==> flow/design.v <==
`timescale 1ns / 1ps
module lms_core #(
    parameter WIDTH = 16,
    parameter FRAC  = 8
)(
    input wire clk,
    input wire rst,
    input wire start,
    input wire signed [WIDTH-1:0] x_in,
    input wire signed [WIDTH-1:0] d_in,
    output reg signed [WIDTH-1:0] y_out,
    output reg signed [WIDTH-1:0] e_out,
    output reg done
);
    localparam signed [WIDTH-1:0] MU_FIXED = 16'd2; 
    reg signed [WIDTH-1:0] w0, w1, w2, w3, w4, w5, w6, w7;
    reg signed [WIDTH-1:0] x0, x1, x2, x3, x4, x5, x6, x7;
    reg [4:0] bit_idx;       
    reg signed [31:0] acc;       
    reg signed [WIDTH-1:0] w_sum;  
    reg signed [WIDTH-1:0] slice_reg; 
    reg signed [31:0] slice_shifted;
    reg signed [WIDTH-1:0] term0, term1, term2, term3, term4, term5, term6, term7;
    reg [2:0] state;
    localparam IDLE = 0, CALC_OFFSET = 1, CALC_SLICE = 2, CALC_ACC = 3, CALC_E = 4, UPDATE_W = 5;
    function signed [WIDTH-1:0] fixed_mul;
        input signed [WIDTH-1:0] a, b;
        reg signed [2*WIDTH-1:0] res;
        begin
            res = a * b;
            fixed_mul = res >>> FRAC;
        end
    endfunction
    always @(posedge clk) begin
        if (rst) begin
            w0<=0; w1<=0; w2<=0; w3<=0; w4<=0; w5<=0; w6<=0; w7<=0;
            x0<=0; x1<=0; x2<=0; x3<=0; x4<=0; x5<=0; x6<=0; x7<=0;
            y_out <= 0; e_out <= 0; done <= 0;
            state <= IDLE;
        end else begin
            case (state)
                IDLE: begin
                    done <= 0;
                    if (start) begin
                        x7<=x6; x6<=x5; x5<=x4; x4<=x3; x3<=x2; x2<=x1; x1<=x0;
                        x0 <= x_in;
                        state <= CALC_OFFSET;
                    end
                end
                CALC_OFFSET: begin
                    w_sum = w0 + w1 + w2 + w3 + w4 + w5 + w6 + w7;
                    acc <= -w_sum; 
                    bit_idx <= 0; 
                    state <= CALC_SLICE;
                end
                CALC_SLICE: begin
                    if (bit_idx == WIDTH-1) begin
                         slice_reg <= (x0[bit_idx] ? -w0 : w0) + 
                                      (x1[bit_idx] ? -w1 : w1) + 
                                      (x2[bit_idx] ? -w2 : w2) + 
                                      (x3[bit_idx] ? -w3 : w3) + 
                                      (x4[bit_idx] ? -w4 : w4) + 
                                      (x5[bit_idx] ? -w5 : w5) + 
                                      (x6[bit_idx] ? -w6 : w6) + 
                                      (x7[bit_idx] ? -w7 : w7);
                    end else begin
                         slice_reg <= (x0[bit_idx] ? w0 : -w0) + 
                                      (x1[bit_idx] ? w1 : -w1) + 
                                      (x2[bit_idx] ? w2 : -w2) + 
                                      (x3[bit_idx] ? w3 : -w3) + 
                                      (x4[bit_idx] ? w4 : -w4) + 
                                      (x5[bit_idx] ? w5 : -w5) + 
                                      (x6[bit_idx] ? w6 : -w6) + 
                                      (x7[bit_idx] ? w7 : -w7);
                    end
                    state <= CALC_ACC;
                end
                CALC_ACC: begin
                    slice_shifted = {{16{slice_reg[15]}}, slice_reg};
                    acc <= acc + (slice_shifted <<< bit_idx);
                    if (bit_idx == WIDTH-1)
                        state <= CALC_E;
                    else begin
                        bit_idx <= bit_idx + 1;
                        state <= CALC_SLICE;
                    end
                end
                CALC_E: begin
                    y_out <= acc >>> 9;
                    e_out <= d_in - (acc >>> 9);
                    state <= UPDATE_W;
                end
                UPDATE_W: begin
                    term0 = fixed_mul(MU_FIXED, x0);
                    term1 = fixed_mul(MU_FIXED, x1);
                    term2 = fixed_mul(MU_FIXED, x2);
                    term3 = fixed_mul(MU_FIXED, x3);
                    term4 = fixed_mul(MU_FIXED, x4);
                    term5 = fixed_mul(MU_FIXED, x5);
                    term6 = fixed_mul(MU_FIXED, x6);
                    term7 = fixed_mul(MU_FIXED, x7);
                    if (e_out > 0) begin
                        w0 <= w0 + term0; w1 <= w1 + term1; w2 <= w2 + term2; w3 <= w3 + term3;
                        w4 <= w4 + term4; w5 <= w5 + term5; w6 <= w6 + term6; w7 <= w7 + term7;
                    end else if (e_out < 0) begin
                        w0 <= w0 - term0; w1 <= w1 - term1; w2 <= w2 - term2; w3 <= w3 - term3;
                        w4 <= w4 - term4; w5 <= w5 - term5; w6 <= w6 - term6; w7 <= w7 - term7;
                    end
                    done <= 1;
                    state <= IDLE;
                end
            endcase
        end
    end
endmodule
# Reports on lms_core
# Module lms_core before and after one edit of its RTL, step after step.
# "orig" refers to lines of the RTL above, "edited" to lines of the edited file.
# "change": "edited" minus "orig" as printed here. "rel_change_pct": 100 x difference / "orig".
# Library cell names are shortened.
# A cell with n/a has no value.
dict set report setup {
  design {lms_core}
  clk_port {clk}
  library {sky130hd}
  pvt_corner {tt_025C_1v80}
}

# Edit of the RTL
# Unified diff, file above to edited file.
# This change comes from a script, not from a designer. The edited design behaves differently; no optimisation was intended.
# begin of diff
@@ -65,5 +65,5 @@
                                       (x7[bit_idx] ? -w7 : w7);
                     end else begin
-                         slice_reg <= (x0[bit_idx] ? w0 : -w0) + 
+                         slice_reg <= (x0[bit_idx] ? w0 : -w0) * 
                                       (x1[bit_idx] ? w1 : -w1) + 
                                       (x2[bit_idx] ? w2 : -w2) + 
# end of diff

# Word-level counts
# Counts by Yosys on the flattened word-level netlist (proc, flatten, opt, wreduce; memories kept). Register bits leave out memories and registers merged into their read ports (data or address). Print and check cells are left out. Cells with the same type and inputs are merged into one.
# element orig edited change rel_change_pct
set word_totals {}
lappend word_totals {reg_bits 345 345 0 0.00}
lappend word_totals {elab_cells 143 143 0 0.00}
lappend word_totals {out_inout_bits 33 33 0 0.00}
lappend word_totals {inputBits 35 35 0 0.00}
# element orig edited change rel_change_pct
set op_classes {}
lappend op_classes {reduce_logical 11 11 0 0.00}
lappend op_classes {eq_ne 8 8 0 0.00}
lappend op_classes {multipliers 0 1 1 n/a}
lappend op_classes {add_sub_neg 49 48 -1 -2.04}
lappend op_classes {bitwise 1 1 0 0.00}
lappend op_classes {n_shift 9 9 0 0.00}
lappend op_classes {cmp 2 2 0 0.00}
lappend op_classes {mux 40 40 0 0.00}
# cell orig edited change rel_change_pct
set ops {}
lappend ops {{16-bit adder} 21 20 -1 -4.76}
lappend ops {{16-bit by 16-bit multiplier with 16-bit output} 0 1 1 n/a}
lappend ops {{16-bit 2-to-1 mux} 33 33 0 0.00}
lappend ops {{16-bit by 9-bit adder with 16-bit output} 8 8 0 0.00}
lappend ops {{16-bit negator} 8 8 0 0.00}
lappend ops {{16-bit by 5-bit variable part select with 1-bit output} 8 8 0 0.00}
lappend ops {{16-bit by 9-bit subtractor with 16-bit output} 8 8 0 0.00}
lappend ops {{2-bit AND reduction} 5 5 0 0.00}
lappend ops {{2-bit nonzero test} 3 3 0 0.00}
lappend ops {{3-bit by 2-bit == test with 1-bit output with constant B} 2 2 0 0.00}
lappend ops {{3-bit == test with constant B} 2 2 0 0.00}
lappend ops {{3-bit 2-to-1 mux} 2 2 0 0.00}
lappend ops {{2-bit inequality test with constant B} 2 2 0 0.00}
lappend ops {{32-bit adder} 1 1 0 0.00}
lappend ops {{5-bit by 1-bit adder with 5-bit output with constant B} 1 1 0 0.00}
lappend ops {{3-bit by 1-bit == test with 1-bit output with constant B} 1 1 0 0.00}
lappend ops {{5-bit by 4-bit == test with 1-bit output with constant B} 1 1 0 0.00}
lappend ops {{16-bit by 1-bit greater-than comparator with 1-bit output with constant B} 1 1 0 0.00}
lappend ops {{3-bit zero test} 1 1 0 0.00}
lappend ops {{16-bit by 1-bit less-than comparator with 1-bit output with constant B} 1 1 0 0.00}
lappend ops {{5-bit 2-to-1 mux} 1 1 0 0.00}
lappend ops {{16-bit negator with 32-bit output} 1 1 0 0.00}
lappend ops {{1-bit NOT} 1 1 0 0.00}
lappend ops {{1-bit parallel mux with 2-bit select} 1 1 0 0.00}
lappend ops {{3-bit parallel mux with 6-bit select} 1 1 0 0.00}
lappend ops {{32-bit parallel mux with 2-bit select} 1 1 0 0.00}
lappend ops {{5-bit parallel mux with 2-bit select} 1 1 0 0.00}
lappend ops {{3-bit AND reduction} 1 1 0 0.00}
# The list need not be complete.

# Longest topological paths
# Yosys ltp: most cells in a row. Word level: on the elaborated netlist, between registers, memories and ports. Mapped: between sequential cells and ports; inverters and the memories' decode and read muxes count.
# element orig edited change rel_change_pct
set depth {}
lappend depth {ltp_word 10 10 0 0.00}
lappend depth {abc_area 0 0 n/a n/a}
lappend depth {depth_mapped 30 35 5 16.67}
lappend depth {depth_no_buf 26 32 6 23.08}

# After synthesis
# Yosys stat after the flow's synthesis: flattened, memories mapped to cells. It holds for the ABC_AREA given above (unset counts as 0); a run with the other value may have another netlist.
# cell orig edited change rel_change_pct
set by_type {}
lappend by_type {nor2_1 325 418 93 28.62}
lappend by_type {fa_1 267 345 78 29.21}
lappend by_type {ha_1 220 277 57 25.91}
lappend by_type {xor2_1 86 127 41 47.67}
lappend by_type {nor3_1 132 95 -37 -28.03}
lappend by_type {a211oi_1 64 28 -36 -56.25}
lappend by_type {nand3_1 81 46 -35 -43.21}
lappend by_type {nand2b_1 34 64 30 88.24}
lappend by_type {o21ai_0 97 125 28 28.87}
lappend by_type {nor2b_1 71 48 -23 -32.39}
lappend by_type {mux2i_1 77 59 -18 -23.38}
lappend by_type {a21boi_0 7 24 17 242.86}
lappend by_type {xnor2_1 350 366 16 4.57}
lappend by_type {and3_1 31 16 -15 -48.39}
lappend by_type {a21oi_1 465 451 -14 -3.01}
lappend by_type {or2_2 14 27 13 92.86}
lappend by_type {nand2_1 637 649 12 1.88}
lappend by_type {a21o_1 53 41 -12 -22.64}
# The list need not be complete.
# element orig edited change rel_change_pct
set mapped {}
lappend mapped {synth_area_um2 35395.2 37778.7 2383.5 6.73}
lappend mapped {seq_area_um2 7287.0 7287.0 0.0 0.00}
lappend mapped {ff_cells 341 341 0 0.00}
lappend mapped {n_buf 192 207 15 7.81}
lappend mapped {cells 4403 4580 177 4.02}

# Path before layout
# OpenSTA on the mapped netlist: ideal clock, no wires. The path of least setup slack (recovery checks aside). Input and output delay are each 20% of the period. Register names are those of the netlist, which keeps one name where synthesis merged equal registers.
# element orig edited change rel_change_pct
set synth_path {}
lappend synth_path {path_kind {flip-flop to flip-flop} {flip-flop to flip-flop} n/a n/a}
lappend synth_path {from {reg bit_idx[0]} {reg w0[0]} n/a n/a}
lappend synth_path {to {reg slice_reg[15]} {reg slice_reg[15]} n/a n/a}
lappend synth_path {path_buffers 4 2 -2 -50.00}
lappend synth_path {path_delay_ps 6759 8324 1565 23.15}
lappend synth_path {tclk_ps 8000 8000 0 0.00}
lappend synth_path {slack_ps 1241 -324 -1565 n/a}
lappend synth_path {setup_ps 264 270 6 n/a}
lappend synth_path {driving_pins 25 33 8 32.00}
lappend synth_path {arrival_time_ps 6495 8054 1559 24.00}
lappend synth_path {t_first_pin_ps 0 0 0 n/a}
lappend synth_path {t_required_ps 7736 7730 -6 -0.08}
lappend synth_path {period_less_setup_slack_ps 6759 8324 1565 23.15}
# "path_delay_ps" is the arrival time less input delay plus setup time.
# "driving_pins" counts driving pins, that of a launching flip-flop among them; a cell with two outputs on the path counts twice.
# "period_less_setup_slack_ps" = period - worst setup slack (recovery checks aside). The figure is calculated, with input and output delays left at 20% of the set period.
# The rows between start and end are the longest chain of elaborated cells between them; the timing report does not say that the signal goes this way. Where chains are equally long, one stands for them.
# Each line given opens the expression or statement behind the cell; cells for indexed reads and writes are added by Yosys, which also makes memories of some case tables.
# A register here has more assigning lines than the two given.
dict set report synth_via_orig {
  path_cell_list {edfxtp_1 -> buf_4 -> buf_6 -> buf_4 -> mux4_2 -> mux4_2 -> clkbuf_1 -> a31oi_1 -> xnor2_1 -> fa_1 -> fa_1 -> fa_1 -> inv_1 -> fa_1 -> inv_1 -> ha_1 -> a211oi_1 -> o21ai_0 -> o31ai_1 -> nand4b_1 -> a31oi_1 -> a21o_1 -> a21oi_1 -> xor2_1 -> a211oi_2}
  elab_chain_cells 10
  cone_cells 40
  cone_classes {add/sub (14); eq/ne (1); shift (8); mux (17)}
}
# element line
set synth_rtl_orig {}
lappend synth_rtl_orig {{start, declared} 18} ;# reg [4:0] bit_idx;
lappend synth_rtl_orig {{start, assigned} 53} ;# bit_idx <= 0;
lappend synth_rtl_orig {{start, assigned} 84} ;# bit_idx <= bit_idx + 1;
lappend synth_rtl_orig {{16-bit by 5-bit variable part select with 1-bit output} 67} ;# slice_reg <= (x0[bit_idx] ? w0 : -w0) +
lappend synth_rtl_orig {{16-bit 2-to-1 mux} 67}
lappend synth_rtl_orig {{16-bit adder (7 in a row)} 67}
lappend synth_rtl_orig {{16-bit 2-to-1 mux} 57} ;# if (bit_idx == WIDTH-1) begin
lappend synth_rtl_orig {{end, assigned} 58} ;# slice_reg <= (x0[bit_idx] ? -w0 : w0) +
lappend synth_rtl_orig {{end, assigned} 67}
lappend synth_rtl_orig {{end, declared} 21} ;# reg signed [WIDTH-1:0] slice_reg;
dict set report synth_via_edited {
  path_cell_list {dfxtp_1 -> clkbuf_1 -> inv_1 -> clkbuf_1 -> ha_1 -> or3b_2 -> nor3_1 -> nor2_1 -> xnor2_1 -> nor2_1 -> fa_1 -> inv_1 -> fa_1 -> fa_1 -> inv_1 -> fa_1 -> inv_1 -> fa_1 -> fa_1 -> inv_1 -> fa_1 -> xnor2_1 -> xnor2_1 -> xnor2_1 -> xnor2_1 -> xnor2_1 -> xnor2_1 -> xnor2_1 -> xnor2_1 -> xnor2_1 -> xnor2_1 -> xnor2_1 -> mux2i_1}
  elab_chain_cells 10
  cone_cells 18
  cone_classes {add/sub (14); mul (1); mux (3)}
}
# element line
set synth_rtl_edited {}
lappend synth_rtl_edited {{start, declared} 16} ;# reg signed [WIDTH-1:0] w0, w1, w2, w3, w4, w5, w6, w7;
lappend synth_rtl_edited {{start, assigned} 103} ;# w0 <= w0 + term0; w1 <= w1 + term1; w2 <= w2 + term2; w3 <= w3 + term3;
lappend synth_rtl_edited {{start, assigned} 106} ;# w0 <= w0 - term0; w1 <= w1 - term1; w2 <= w2 - term2; w3 <= w3 - term3;
lappend synth_rtl_edited {{16-bit negator} 67} ;# slice_reg <= (x0[bit_idx] ? w0 : -w0) *
lappend synth_rtl_edited {{16-bit 2-to-1 mux} 67}
lappend synth_rtl_edited {{16-bit by 16-bit multiplier with 16-bit output} 67}
lappend synth_rtl_edited {{16-bit adder (6 in a row)} 67}
lappend synth_rtl_edited {{16-bit 2-to-1 mux} 57} ;# if (bit_idx == WIDTH-1) begin
lappend synth_rtl_edited {{end, assigned} 58} ;# slice_reg <= (x0[bit_idx] ? -w0 : w0) +
lappend synth_rtl_edited {{end, assigned} 67}
lappend synth_rtl_edited {{end, declared} 21} ;# reg signed [WIDTH-1:0] slice_reg;

# Worst path after layout
# From the final timing report of the runs of pair A: the path of least setup slack in the routed layout; clock arrival at registers is part of the times.
# The report prints the path's times to 10 ps; the period is as set.
# element orig edited change rel_change_pct
set layout_path {}
lappend layout_path {path_kind {flip-flop to flip-flop} {flip-flop to flip-flop} n/a n/a}
lappend layout_path {from {reg bit_idx[3]} {reg bit_idx[1]} n/a n/a}
lappend layout_path {to {reg slice_reg[15]} {reg slice_reg[15]} n/a n/a}
lappend layout_path {tclk_ps 8000 8000 0 0.00}
lappend layout_path {t_first_pin_ps 590 610 20 3.39}
lappend layout_path {driving_pins 21 28 7 33.33}
lappend layout_path {setup_ps 260 270 10 n/a}
lappend layout_path {t_required_ps 8320 8320 0 0.00}
lappend layout_path {arrival_time_ps 7580 8520 940 12.40}
lappend layout_path {path_buffers 0 2 2 n/a}
lappend layout_path {slack_ps 740 -190 -930 n/a}
# The rows between start and end are the longest chain of elaborated cells between them; the timing report does not say that the signal goes this way. Where chains are equally long, one stands for them.
dict set report layout_via_orig {
  path_cell_list {edfxtp_1 -> mux4_2 -> mux4_2 -> a31oi_1 -> xnor2_1 -> fa_1 -> fa_1 -> fa_1 -> inv_1 -> fa_1 -> inv_1 -> ha_1 -> a211oi_1 -> o21ai_0 -> o31ai_1 -> nand4b_1 -> a31oi_1 -> a21o_1 -> a21oi_1 -> xor2_1 -> a211oi_2}
  elab_chain_cells 10
  cone_cells 40
  cone_classes {add/sub (14); eq/ne (1); shift (8); mux (17)}
}
# element line
set layout_rtl_orig {}
lappend layout_rtl_orig {{start, declared} 18} ;# reg [4:0] bit_idx;
lappend layout_rtl_orig {{start, assigned} 53} ;# bit_idx <= 0;
lappend layout_rtl_orig {{start, assigned} 84} ;# bit_idx <= bit_idx + 1;
lappend layout_rtl_orig {{16-bit by 5-bit variable part select with 1-bit output} 67} ;# slice_reg <= (x0[bit_idx] ? w0 : -w0) +
lappend layout_rtl_orig {{16-bit 2-to-1 mux} 67}
lappend layout_rtl_orig {{16-bit adder (7 in a row)} 67}
lappend layout_rtl_orig {{16-bit 2-to-1 mux} 57} ;# if (bit_idx == WIDTH-1) begin
lappend layout_rtl_orig {{end, assigned} 58} ;# slice_reg <= (x0[bit_idx] ? -w0 : w0) +
lappend layout_rtl_orig {{end, assigned} 67}
lappend layout_rtl_orig {{end, declared} 21} ;# reg signed [WIDTH-1:0] slice_reg;
dict set report layout_via_edited {
  path_cell_list {edfxtp_1 -> buf_4 -> mux4_2 -> mux4_2 -> buf_4 -> nand2b_1 -> xnor2_1 -> fa_1 -> fa_1 -> inv_1 -> fa_1 -> inv_1 -> fa_1 -> fa_1 -> fa_1 -> fa_2 -> xnor2_2 -> xnor2_2 -> xnor2_1 -> xnor2_1 -> xnor2_1 -> xnor2_1 -> xnor2_1 -> xnor2_1 -> xnor2_1 -> xnor2_1 -> xnor2_1 -> mux2i_1}
  elab_chain_cells 10
  cone_cells 40
  cone_classes {add/sub (13); mul (1); eq/ne (1); shift (8); mux (17)}
}
# element line
set layout_rtl_edited {}
lappend layout_rtl_edited {{start, declared} 18} ;# reg [4:0] bit_idx;
lappend layout_rtl_edited {{start, assigned} 53} ;# bit_idx <= 0;
lappend layout_rtl_edited {{start, assigned} 84} ;# bit_idx <= bit_idx + 1;
lappend layout_rtl_edited {{16-bit by 5-bit variable part select with 1-bit output} 67} ;# slice_reg <= (x0[bit_idx] ? w0 : -w0) *
lappend layout_rtl_edited {{16-bit 2-to-1 mux} 67}
lappend layout_rtl_edited {{16-bit by 16-bit multiplier with 16-bit output} 67}
lappend layout_rtl_edited {{16-bit adder (6 in a row)} 67}
lappend layout_rtl_edited {{16-bit 2-to-1 mux} 57} ;# if (bit_idx == WIDTH-1) begin
lappend layout_rtl_edited {{end, assigned} 58} ;# slice_reg <= (x0[bit_idx] ? -w0 : w0) +
lappend layout_rtl_edited {{end, assigned} 67}
lappend layout_rtl_edited {{end, declared} 21} ;# reg signed [WIDTH-1:0] slice_reg;

# Layout results
# Runs of the flow (Yosys, OpenROAD) on both versions; the two runs of a pair have the same settings. The constraints put input and output delay at 20% of the set period each and load the outputs with 0.01 pF.
dict set report settings_pair_A {
  CORE_UTILIZATION 40
  period_ns 8.0
  CAP_MARGIN 20
  CORE_MARGIN 2
  SLEW_MARGIN 20
}
# element orig edited change rel_change_pct
set results_pair_A {}
lappend results_pair_A {die_footprint_um2 90884.2 96920.1 6035.9 6.64}
lappend results_pair_A {setup_ws_ps 736 -194 -930 n/a}
lappend results_pair_A {finalCellArea_um2 38788.5 44011.0 5222.5 13.46}
lappend results_pair_A {layout_utilization_pct 44.0 47.1 3.1 n/a}
lappend results_pair_A {achieved_period_ps 7264 8194 930 12.80}
lappend results_pair_A {hold_worst_slack_ps 453 455 2 n/a}
lappend results_pair_A {timing.setup.tns_ps 0 -255 -255 n/a}
lappend results_pair_A {synthesis_area_um2 35395.2 37778.7 2383.5 6.73}
lappend results_pair_A {design_power_uw 4334 4092 -242 -5.58}
dict set report settings_pair_B {
  CELL_PAD_IN_SITES_DETAIL_PLACEMENT 2
  CORE_ASPECT_RATIO 0.94
  CORE_UTILIZATION 22
  CTS_CLUSTER_SIZE 50
  MIN_ROUTING_LAYER {met1}
  PLACE_DENSITY_LB_ADDON 0.14
  SETUP_SLACK_MARGIN -0.32
  period_ns 8.39
  CAP_MARGIN 20
  CORE_MARGIN 2
  SLEW_MARGIN 20
}
# element orig edited change rel_change_pct
set results_pair_B {}
lappend results_pair_B {die_footprint_um2 164112.0 175055.0 10943.0 6.67}
lappend results_pair_B {setup_ws_ps 900 -35 -935 n/a}
lappend results_pair_B {finalCellArea_um2 40128.5 44846.8 4718.3 11.76}
lappend results_pair_B {layout_utilization_pct 25.2 26.3 1.1 n/a}
lappend results_pair_B {achieved_period_ps 7490 8425 935 12.48}
lappend results_pair_B {hold_worst_slack_ps 460 455 -5 n/a}
lappend results_pair_B {timing.setup.tns_ps 0 -35 -35 n/a}
lappend results_pair_B {synthesis_area_um2 35395.2 37778.7 2383.5 6.73}
lappend results_pair_B {design_power_uw 4387 4162 -225 -5.13}
# "achieved_period_ps": clock period set for the run, less the worst setup slack. It is reckoned from that one timing run; input and output delays stay at 20% of the period that was set.
# By "design_power_uw" is meant OpenSTA's value without simulated activity: inputs other than the clock are taken to toggle once in ten clock periods, and the tool carries that through the logic.
